==> flow/design.v <==
module div 
	#(
		parameter W=32,
					 CBIT=6		 
	 )
	(
		input wire clk, reset, str_trg,
		input wire [W-1:0] dvsr, dvnd,
		output reg ready, done_trg,
		output wire [W-1:0] quo,rmd
	);
	localparam [1:0]
		idle = 2'b00,
		op = 2'b01,
		last = 2'b10,
		done = 2'b11;
	reg [1:0] state_reg, state_next;
	reg [W-1:0] rh_reg, rh_next, rl_reg, rl_next, rh_tmp, d_reg, d_next;
	reg [CBIT-1:0] n_reg, n_next;
	reg q_bit, start;
	always @ (posedge clk, posedge reset)
		if (reset)
		begin
			state_reg<=idle;
			rh_reg<=0;
			rl_reg<=0;
			d_reg<=0;
			n_reg<=0;
		end
		else
		begin
			state_reg<=state_next;
			rh_reg<=rh_next;
			rl_reg<=rl_next;
			d_reg<=d_next;
			n_reg<=n_next;
		end
		always @*
		begin
			start = str_trg;
			state_next = state_reg;
			ready = 1'b0;
			done_trg = 1'b0;
			rh_next = rh_reg;
			rl_next = rl_reg;
			d_next = d_reg;
			n_next = n_reg;
			case (state_reg)
				idle:
				begin
					ready = 1'b1;
					if (start)
					begin
						rh_next = 0;
						rl_next = dvnd;   
						d_next = dvsr;    
						n_next = W+1;     
						state_next = op;
					end
				end
				op:
				begin
					rl_next  = {rl_reg[W-2:0], q_bit};
					rh_next = {rh_tmp[W-2:0], rl_reg[W-1]};
					n_next = n_reg-1;
					if (n_next==1)
						state_next = last;
				end
				last:  
				begin
					rl_next = {rl_reg[W-2:0], q_bit};
					rh_next = rh_tmp;
					state_next = done;
				end
				done:
				begin
					done_trg = 1'b1;
					state_next = idle;
				end
				default: state_next = idle;
			endcase
		end
		always @*
			if (rh_reg >= d_reg)
			begin
				rh_tmp = rh_reg - d_reg;
				q_bit=1'b1;
			end
			else
			begin
				rh_tmp = rh_reg;
				q_bit = 1'b0;
			end
		assign quo = rl_reg;
		assign rmd = rh_reg;
endmodule
module div_avalon
	#(
		parameter W     = 32,
				  CBIT  = 6		 
	 )
	(
		input wire clk, reset,
		input wire [2:0] div_address,
		input wire div_chipselect,
		input wire div_write,
		input wire [W-1:0] div_writedata,
		output wire [W-1:0] div_readdata,
		output wire div_irq,
		output wire div_rdy
	);
    localparam [2:0]
        SET_DIVIDEND  = 3'h0,
        SET_DIVISOR   = 3'h1,
        START         = 3'h2,
        GET_QUOTIENT  = 3'h3,
        GET_REMAINDER = 3'h4,
        GET_READY     = 3'h5,
        DONE_TRG      = 3'h6;
	wire div_start, div_ready, set_done_trg, clr_done_trg;
	reg [W-1:0] dvnd_reg, dvsr_reg;
	reg done_trg_reg;
	wire [W-1:0] quo, rmd;
	wire wr_en, wr_dvnd, wr_dvsr;
	div #(.W(32), .CBIT(6)) d1
		 ( .clk(clk), .reset(reset), .str_trg(div_start), .dvsr(dvsr_reg), .dvnd(dvnd_reg),   
		   .ready(div_ready), .done_trg(set_done_trg), .quo(quo), .rmd(rmd));         
	always @ (posedge clk, posedge reset)
	begin
		if (reset)
		begin
			dvnd_reg <= 0;
			dvsr_reg <= 0;
			done_trg_reg <= 0;
		end
		else
		begin
			if (wr_dvnd)
				dvnd_reg <= div_writedata;
			if (wr_dvsr)
				dvsr_reg <= div_writedata;
			if (set_done_trg)
				done_trg_reg <= 1'b1;
			else if (clr_done_trg)
				done_trg_reg <= 1'b0;
		end
	end
	assign wr_en = div_write & div_chipselect;
	assign wr_dvnd = (div_address == SET_DIVIDEND) & wr_en;
	assign wr_dvsr = (div_address == SET_DIVISOR) & wr_en;
	assign div_start = (div_address == START) & wr_en;
	assign clr_done_trg = (div_address == DONE_TRG) & wr_en;
	assign div_readdata = (div_address == GET_QUOTIENT) ? quo :
								 (div_address == GET_REMAINDER) ? rmd :
								 (div_address == GET_READY) ? {31'b0, div_ready} : {31'b0, done_trg_reg};
	assign div_rdy = div_ready;
	assign div_irq = done_trg_reg;
endmodule
Reports on div_avalon
Tool output for the design above, in the order of the flow.
Lines are those of the file above, counted from 1.
{"block": "inputs", "design": "div_avalon", "clock": "clk", "library": "sky130hd", "corner": "tt_025C_1v80"}

Word level
Counts by Yosys on the flattened word-level netlist (proc, flatten, opt, wreduce; memories kept). Register bits leave out memories and registers merged into their read ports (data or address). Print and check cells are left out. Cells with the same type and inputs are merged into one.
{"block": "word_totals", "reg_bits": 169, "latchBits": 0, "ramBits": 0, "rom_bits": 0, "clocked_rd_ports_x_width": 0, "memories": 0, "in_bits": 39, "output_inout_bits": 34, "wordCells": 65}
{"block": "classes", "add_sub_neg": 2, "multipliers": 0, "div_mod_pow": 0, "compare": 1, "n_eq": 13, "n_shift": 0, "mux": 20, "n_logic": 8, "n_reduce_logical": 12}
{"block": "ops", "op": "32-bit two-way mux", "n": 7}
{"block": "ops", "op": "32-bit parallel mux with 3-bit select", "n": 1}
{"block": "ops", "op": "32-bit parallel mux with 2-bit select", "n": 1}
{"block": "ops", "op": "32-bit subtractor", "n": 1}
{"block": "ops", "op": "32-bit greater-or-equal comparator", "n": 1}
{"block": "ops", "op": "6-bit parallel mux with 2-bit select", "n": 1}
{"block": "ops", "op": "3-bit equality test with constant B", "n": 3}
{"block": "ops", "op": "2-bit AND reduction", "n": 4}
{"block": "ops", "op": "2-bit parallel mux with 4-bit select", "n": 1}
{"block": "ops", "op": "3-bit by 2-bit equality test with 1-bit output with constant B", "n": 2}
{"block": "ops", "op": "3-bit OR reduction", "n": 2}
{"block": "ops", "op": "6-bit by 1-bit subtractor with 6-bit output with constant B", "n": 1}
{"block": "ops", "op": "6-bit by 1-bit equality test with 1-bit output with constant B", "n": 1}
{"block": "ops", "op": "6-bit two-way mux", "n": 1}
{"block": "ops", "op": "1-bit AND", "n": 5}
{"block": "ops", "op": "2-bit by 1-bit inequality test with 1-bit output with constant B", "n": 2}
{"block": "ops", "op": "2-bit equality test with constant B", "n": 2}
{"block": "ops", "op": "2-bit OR reduction", "n": 2}
{"block": "ops", "op": "1-bit parallel mux with 2-bit select", "n": 2}
{"block": "ops", "op": "2-bit two-way mux", "n": 2}
{"block": "ops", "op": "1-bit two-way mux", "n": 4}
{"block": "ops", "op": "1-bit inverter", "n": 3}
{"block": "ops", "op": "3-bit by 1-bit equality test with 1-bit output with constant B", "n": 1}
{"block": "ops", "op": "3-bit logical NOT", "n": 1}
{"block": "ops", "op": "3-bit AND reduction", "n": 1}
{"block": "ops", "op": "2-bit by 1-bit equality test with 1-bit output with constant B", "n": 1}
{"block": "ops", "op": "2-bit inequality test with constant B", "n": 1}
{"block": "ops", "op": "2-bit logical NOT", "n": 1}
{"block": "ops", "op": "2-bit nonzero test", "n": 1}

Longest topological paths
Yosys ltp: most cells in a row. Word level: on the elaborated netlist, between registers, memories and ports. Mapped: between sequential cells and ports; inverters and the memories' decode and read muxes count.
{"block": "logic_depth", "word_depth": 6, "ABC_AREA": 0, "ltp_mapped": 14, "mapped_depth_nobuf": 12}

Synthesis result
Source: synth_stat.txt of the flow (Yosys; design flattened, memories mapped). It holds for the ABC_AREA given above (unset counts as 0); a run with the other value may have another netlist.
The area totals of this step are shown rounded.
{"block": "mapped", "cell_count": 909, "area_um2": 9450, "seqArea_um2": 4280, "ff_cells": 171, "n_buf": 49}
{"block": "types", "type": "sky130_fd_sc_hd__dfrtp_1", "n": 170, "area_total_um2": 4254.08}
{"block": "types", "type": "sky130_fd_sc_hd__mux2_2", "n": 99, "area_total_um2": 1.11E+03}
{"block": "types", "type": "sky130_fd_sc_hd__mux2i_1", "n": 45, "area_total_um2": 450.432}
{"block": "types", "type": "sky130_fd_sc_hd__ha_1", "n": 34, "area_total_um2": 425.408}
{"block": "types", "type": "sky130_fd_sc_hd__o21ai_0", "n": 77, "area_total_um2": 385.37}
{"block": "types", "type": "sky130_fd_sc_hd__nand2_1", "n": 82, "area_total_um2": 307.795}
{"block": "types", "type": "sky130_fd_sc_hd__a22o_1", "n": 32, "area_total_um2": 280.269}
{"block": "types", "type": "sky130_fd_sc_hd__a21oi_1", "n": 46, "area_total_um2": 230.221}
{"block": "types", "type": "sky130_fd_sc_hd__inv_1", "n": 48, "area_total_um2": 180.173}
{"block": "types", "type": "sky130_fd_sc_hd__nor2_1", "n": 39, "area_total_um2": 146.39}
{"block": "types", "type": "sky130_fd_sc_hd__a21o_1", "n": 18, "area_total_um2": 135.13}
{"block": "types", "type": "sky130_fd_sc_hd__clkbuf_1", "n": 35, "area_total_um2": 131.376}
{"block": "types", "type": "sky130_fd_sc_hd__xnor2_1", "n": 15, "area_total_um2": 131.376}
{"block": "types", "type": "sky130_fd_sc_hd__a22oi_1", "n": 16, "area_total_um2": 120.115}
{"block": "types", "type": "sky130_fd_sc_hd__xor2_1", "n": 10, "area_total_um2": 87.584}
{"block": "types", "type": "sky130_fd_sc_hd__and3_1", "n": 10, "area_total_um2": 62.56}
{"block": "types", "type": "sky130_fd_sc_hd__a221o_1", "n": 6, "area_total_um2": 60.058}
{"block": "types", "type": "sky130_fd_sc_hd__o221ai_1", "n": 6, "area_total_um2": 52.55}
Other cell types: 47; their cells: 121.
The figures by module come from a second, unflattened synthesis with its own total; it is not the netlist above.
{"block": "unflattened", "cells_unflattened": 939, "area_unflattened_um2": 9550}
Each row is one instance without its submodules.
{"block": "modules", "mod": "div", "instances": 1, "n_cells": 748, "mod_area_um2": 6600, "mod_seq_area_um2": 2650}
{"block": "modules", "mod": "div_avalon", "instances": 1, "n_cells": 191, "mod_area_um2": 2950, "mod_seq_area_um2": 1630}

Path before layout
Source: OpenSTA report_checks on the synthesized netlist (no wires, ideal clock, input and output delay 20% of the period each), path of least setup slack; recovery checks are left aside. Register names are those of the netlist, which keeps one name where synthesis merged equal registers.
{"block": "synth_path", "path_kind": "input to register", "startpoint": "input port div_address[1]", "endpoint": "register d1.rh_reg[30]", "period_ps": 5000, "in_delay_ps": 1000, "setup_time_ps": 128, "launch_ps": 1000, "arrival_ps": 2950, "required_ps": 4872, "setup_slack_ps": 1923, "delay_ps": 2078, "path_stages": 9, "path_buffers": 2, "period_less_setup_slack_ps": 3077}
"delay_ps" = arrival - input delay + setup time.
"path_stages": output pins that drive a net of the path, with the launching flip-flop's if there is one; two outputs of one cell count as two.
"period_less_setup_slack_ps" = period - worst setup slack (recovery checks aside). The figure is calculated, with input and output delays left at 20% of the set period.
The rows between start and end are the longest chain of elaborated cells between them; the timing report does not say that the signal goes this way. Where chains are equally long, one stands for them.
Each line given opens the expression or statement behind the cell; cells for indexed reads and writes are added by Yosys, which also makes memories of some case tables.
{"block": "synth_between", "cell_sequence": "sky130_fd_sc_hd__clkbuf_1 > sky130_fd_sc_hd__nand4b_1 > sky130_fd_sc_hd__nand2b_1 > sky130_fd_sc_hd__a21oi_1 > sky130_fd_sc_hd__clkinv_1 > sky130_fd_sc_hd__a21o_1 > sky130_fd_sc_hd__buf_2 > sky130_fd_sc_hd__a222oi_1 > sky130_fd_sc_hd__nand2_1", "elab_chain_len": 4, "cone_cells": 6, "cone_lines": 3, "classes_between": "2 x eq/ne; 2 x mux; 1 x logic; 1 x reduce/logical"}
{"block": "synth_rtl", "item": "start: declaration", "line_no": 104, "source": "input wire [2:0] div_address,"}
{"block": "synth_rtl", "item": "3-bit by 2-bit equality test with 1-bit output", "line_no": 151, "source": "assign div_start = (div_address == START) & wr_en;"}
{"block": "synth_rtl", "item": "1-bit AND", "line_no": 151}
{"block": "synth_rtl", "item": "32-bit two-way mux", "line_no": 52, "source": "if (start)"}
{"block": "synth_rtl", "item": "32-bit parallel mux with 3-bit select", "line_no": 48, "source": "case (state_reg)"}
{"block": "synth_rtl", "item": "end: assignment", "line_no": 25, "source": "rh_reg<=0;"}
{"block": "synth_rtl", "item": "end: assignment", "line_no": 33, "source": "rh_reg<=rh_next;"}
{"block": "synth_rtl", "item": "end: declaration", "line_no": 18, "source": "reg [W-1:0] rh_reg, rh_next, rl_reg, rl_next, rh_tmp, d_reg, d_next;"}

Path in the finished layout
Path of least setup slack in the final report of job 1 (OpenROAD, finished layout, wires in). Where an end is a register, its clock arrival counts in the times.
The report prints the path's times to 10 ps; the period is as set.
{"block": "layout_path", "path_kind": "input to output", "startpoint": "input port div_address[2]", "endpoint": "output port div_readdata[12]", "period_ps": 5000, "in_delay_ps": 1000, "output_delay_ps": 1000, "launch_ps": 1000, "arrival_ps": 3090, "required_ps": 4000, "setup_slack_ps": 910, "path_stages": 6, "path_buffers": 3}
The rows between start and end are the longest chain of elaborated cells between them; the timing report does not say that the signal goes this way. Where chains are equally long, one stands for them.
{"block": "layout_between", "cell_sequence": "sky130_fd_sc_hd__clkdlybuf4s50_1 > sky130_fd_sc_hd__inv_1 > sky130_fd_sc_hd__nor3_2 > sky130_fd_sc_hd__buf_4 > sky130_fd_sc_hd__a22o_1 > sky130_fd_sc_hd__clkdlybuf4s50_1", "elab_chain_len": 3, "cone_cells": 4, "cone_lines": 2, "classes_between": "2 x eq/ne; 2 x mux"}
{"block": "layout_rtl", "item": "start: declaration", "line_no": 104, "source": "input wire [2:0] div_address,"}
{"block": "layout_rtl", "item": "3-bit equality test", "line_no": 154, "source": "(div_address == GET_REMAINDER) ? rmd :"}
{"block": "layout_rtl", "item": "32-bit two-way mux", "line_no": 154}
{"block": "layout_rtl", "item": "32-bit two-way mux", "line_no": 153, "source": "assign div_readdata = (div_address == GET_QUOTIENT) ? quo :"}
{"block": "layout_rtl", "item": "end: declaration", "line_no": 108, "source": "output wire [W-1:0] div_readdata,"}

--- measured runs ---
Design div_avalon on sky130hd. What follows are 3 stored runs of the flow, each under its own settings; their order means nothing. The constraints put input and output delay at 20% of the set period each and load the outputs with 0.01 pF.
By "period_less_ws_ps" is meant the clock period of the run minus its worst setup slack. This is arithmetic on one report: input and output delays are still those of the set period (20% each).
"worstPathTime_ps" = time allowed to the worst setup path (clock period - input delay - output delay, where it has them) - its slack; a late launch clock adds to it, a late capture clock takes from it.
"power_total_mw" rests on the timing tool's default activity at the inputs, not on a simulated workload.
"worstPathTime_ps" is known to 10 ps.
Measured values are rounded.

{"run": "job 1", "settings": { "CORE_UTILIZATION": 40, "period_ns": 5.0, "CAP_MARGIN": 20, "CORE_MARGIN": 2, "SLEW_MARGIN": 20 }, "results": { "ys_area_um2": 9450, "die_footprint_um2": 24900, "final_stdcell_area_um2": 11100, "util_pct": 47.6, "worstSetupSlack_ps": 911, "final_setup_tns_ps": 0, "timing.hold.ws_ps": 498, "power_total_mw": 7.05, "period_less_ws_ps": 4089, "worstPathTime_ps": 2090, "worst_path_kind": "input to output" }}
{"run": "job 2", "settings": { "CAP_MARGIN": 25, "CELL_PAD_IN_SITES_DETAIL_PLACEMENT": 2, "CELL_PAD_IN_SITES_GLOBAL_PLACEMENT": 3, "CTS_CLUSTER_DIAMETER": 364, "CTS_CLUSTER_SIZE": 87, "GPL_ROUTABILITY_DRIVEN": 0, "GPL_TIMING_DRIVEN": 0, "MAX_ROUTING_LAYER": "met5", "PLACE_DENSITY_LB_ADDON": 0.1, "TNS_END_PERCENT": 55, "period_ns": 5.5, "CORE_MARGIN": 2, "CORE_UTILIZATION": 40, "SLEW_MARGIN": 20 }, "results": { "ys_area_um2": 9450, "die_footprint_um2": 24900, "final_stdcell_area_um2": 11300, "util_pct": 48.5, "worstSetupSlack_ps": 540, "final_setup_tns_ps": 0, "timing.hold.ws_ps": 396, "power_total_mw": 6.77, "period_less_ws_ps": 4960, "worstPathTime_ps": 2760, "worst_path_kind": "input to output" }}
{"run": "job 3", "settings": { "CORE_UTILIZATION": 20, "period_ns": 4.13, "CAP_MARGIN": 20, "CORE_MARGIN": 2, "SLEW_MARGIN": 20 }, "results": { "ys_area_um2": 9450, "die_footprint_um2": 49000, "final_stdcell_area_um2": 11600, "util_pct": 25.0, "worstSetupSlack_ps": 484, "final_setup_tns_ps": 0, "timing.hold.ws_ps": 503, "power_total_mw": 8.69, "period_less_ws_ps": 3646, "worstPathTime_ps": 1990, "worst_path_kind": "input to output" }}
--- end ---
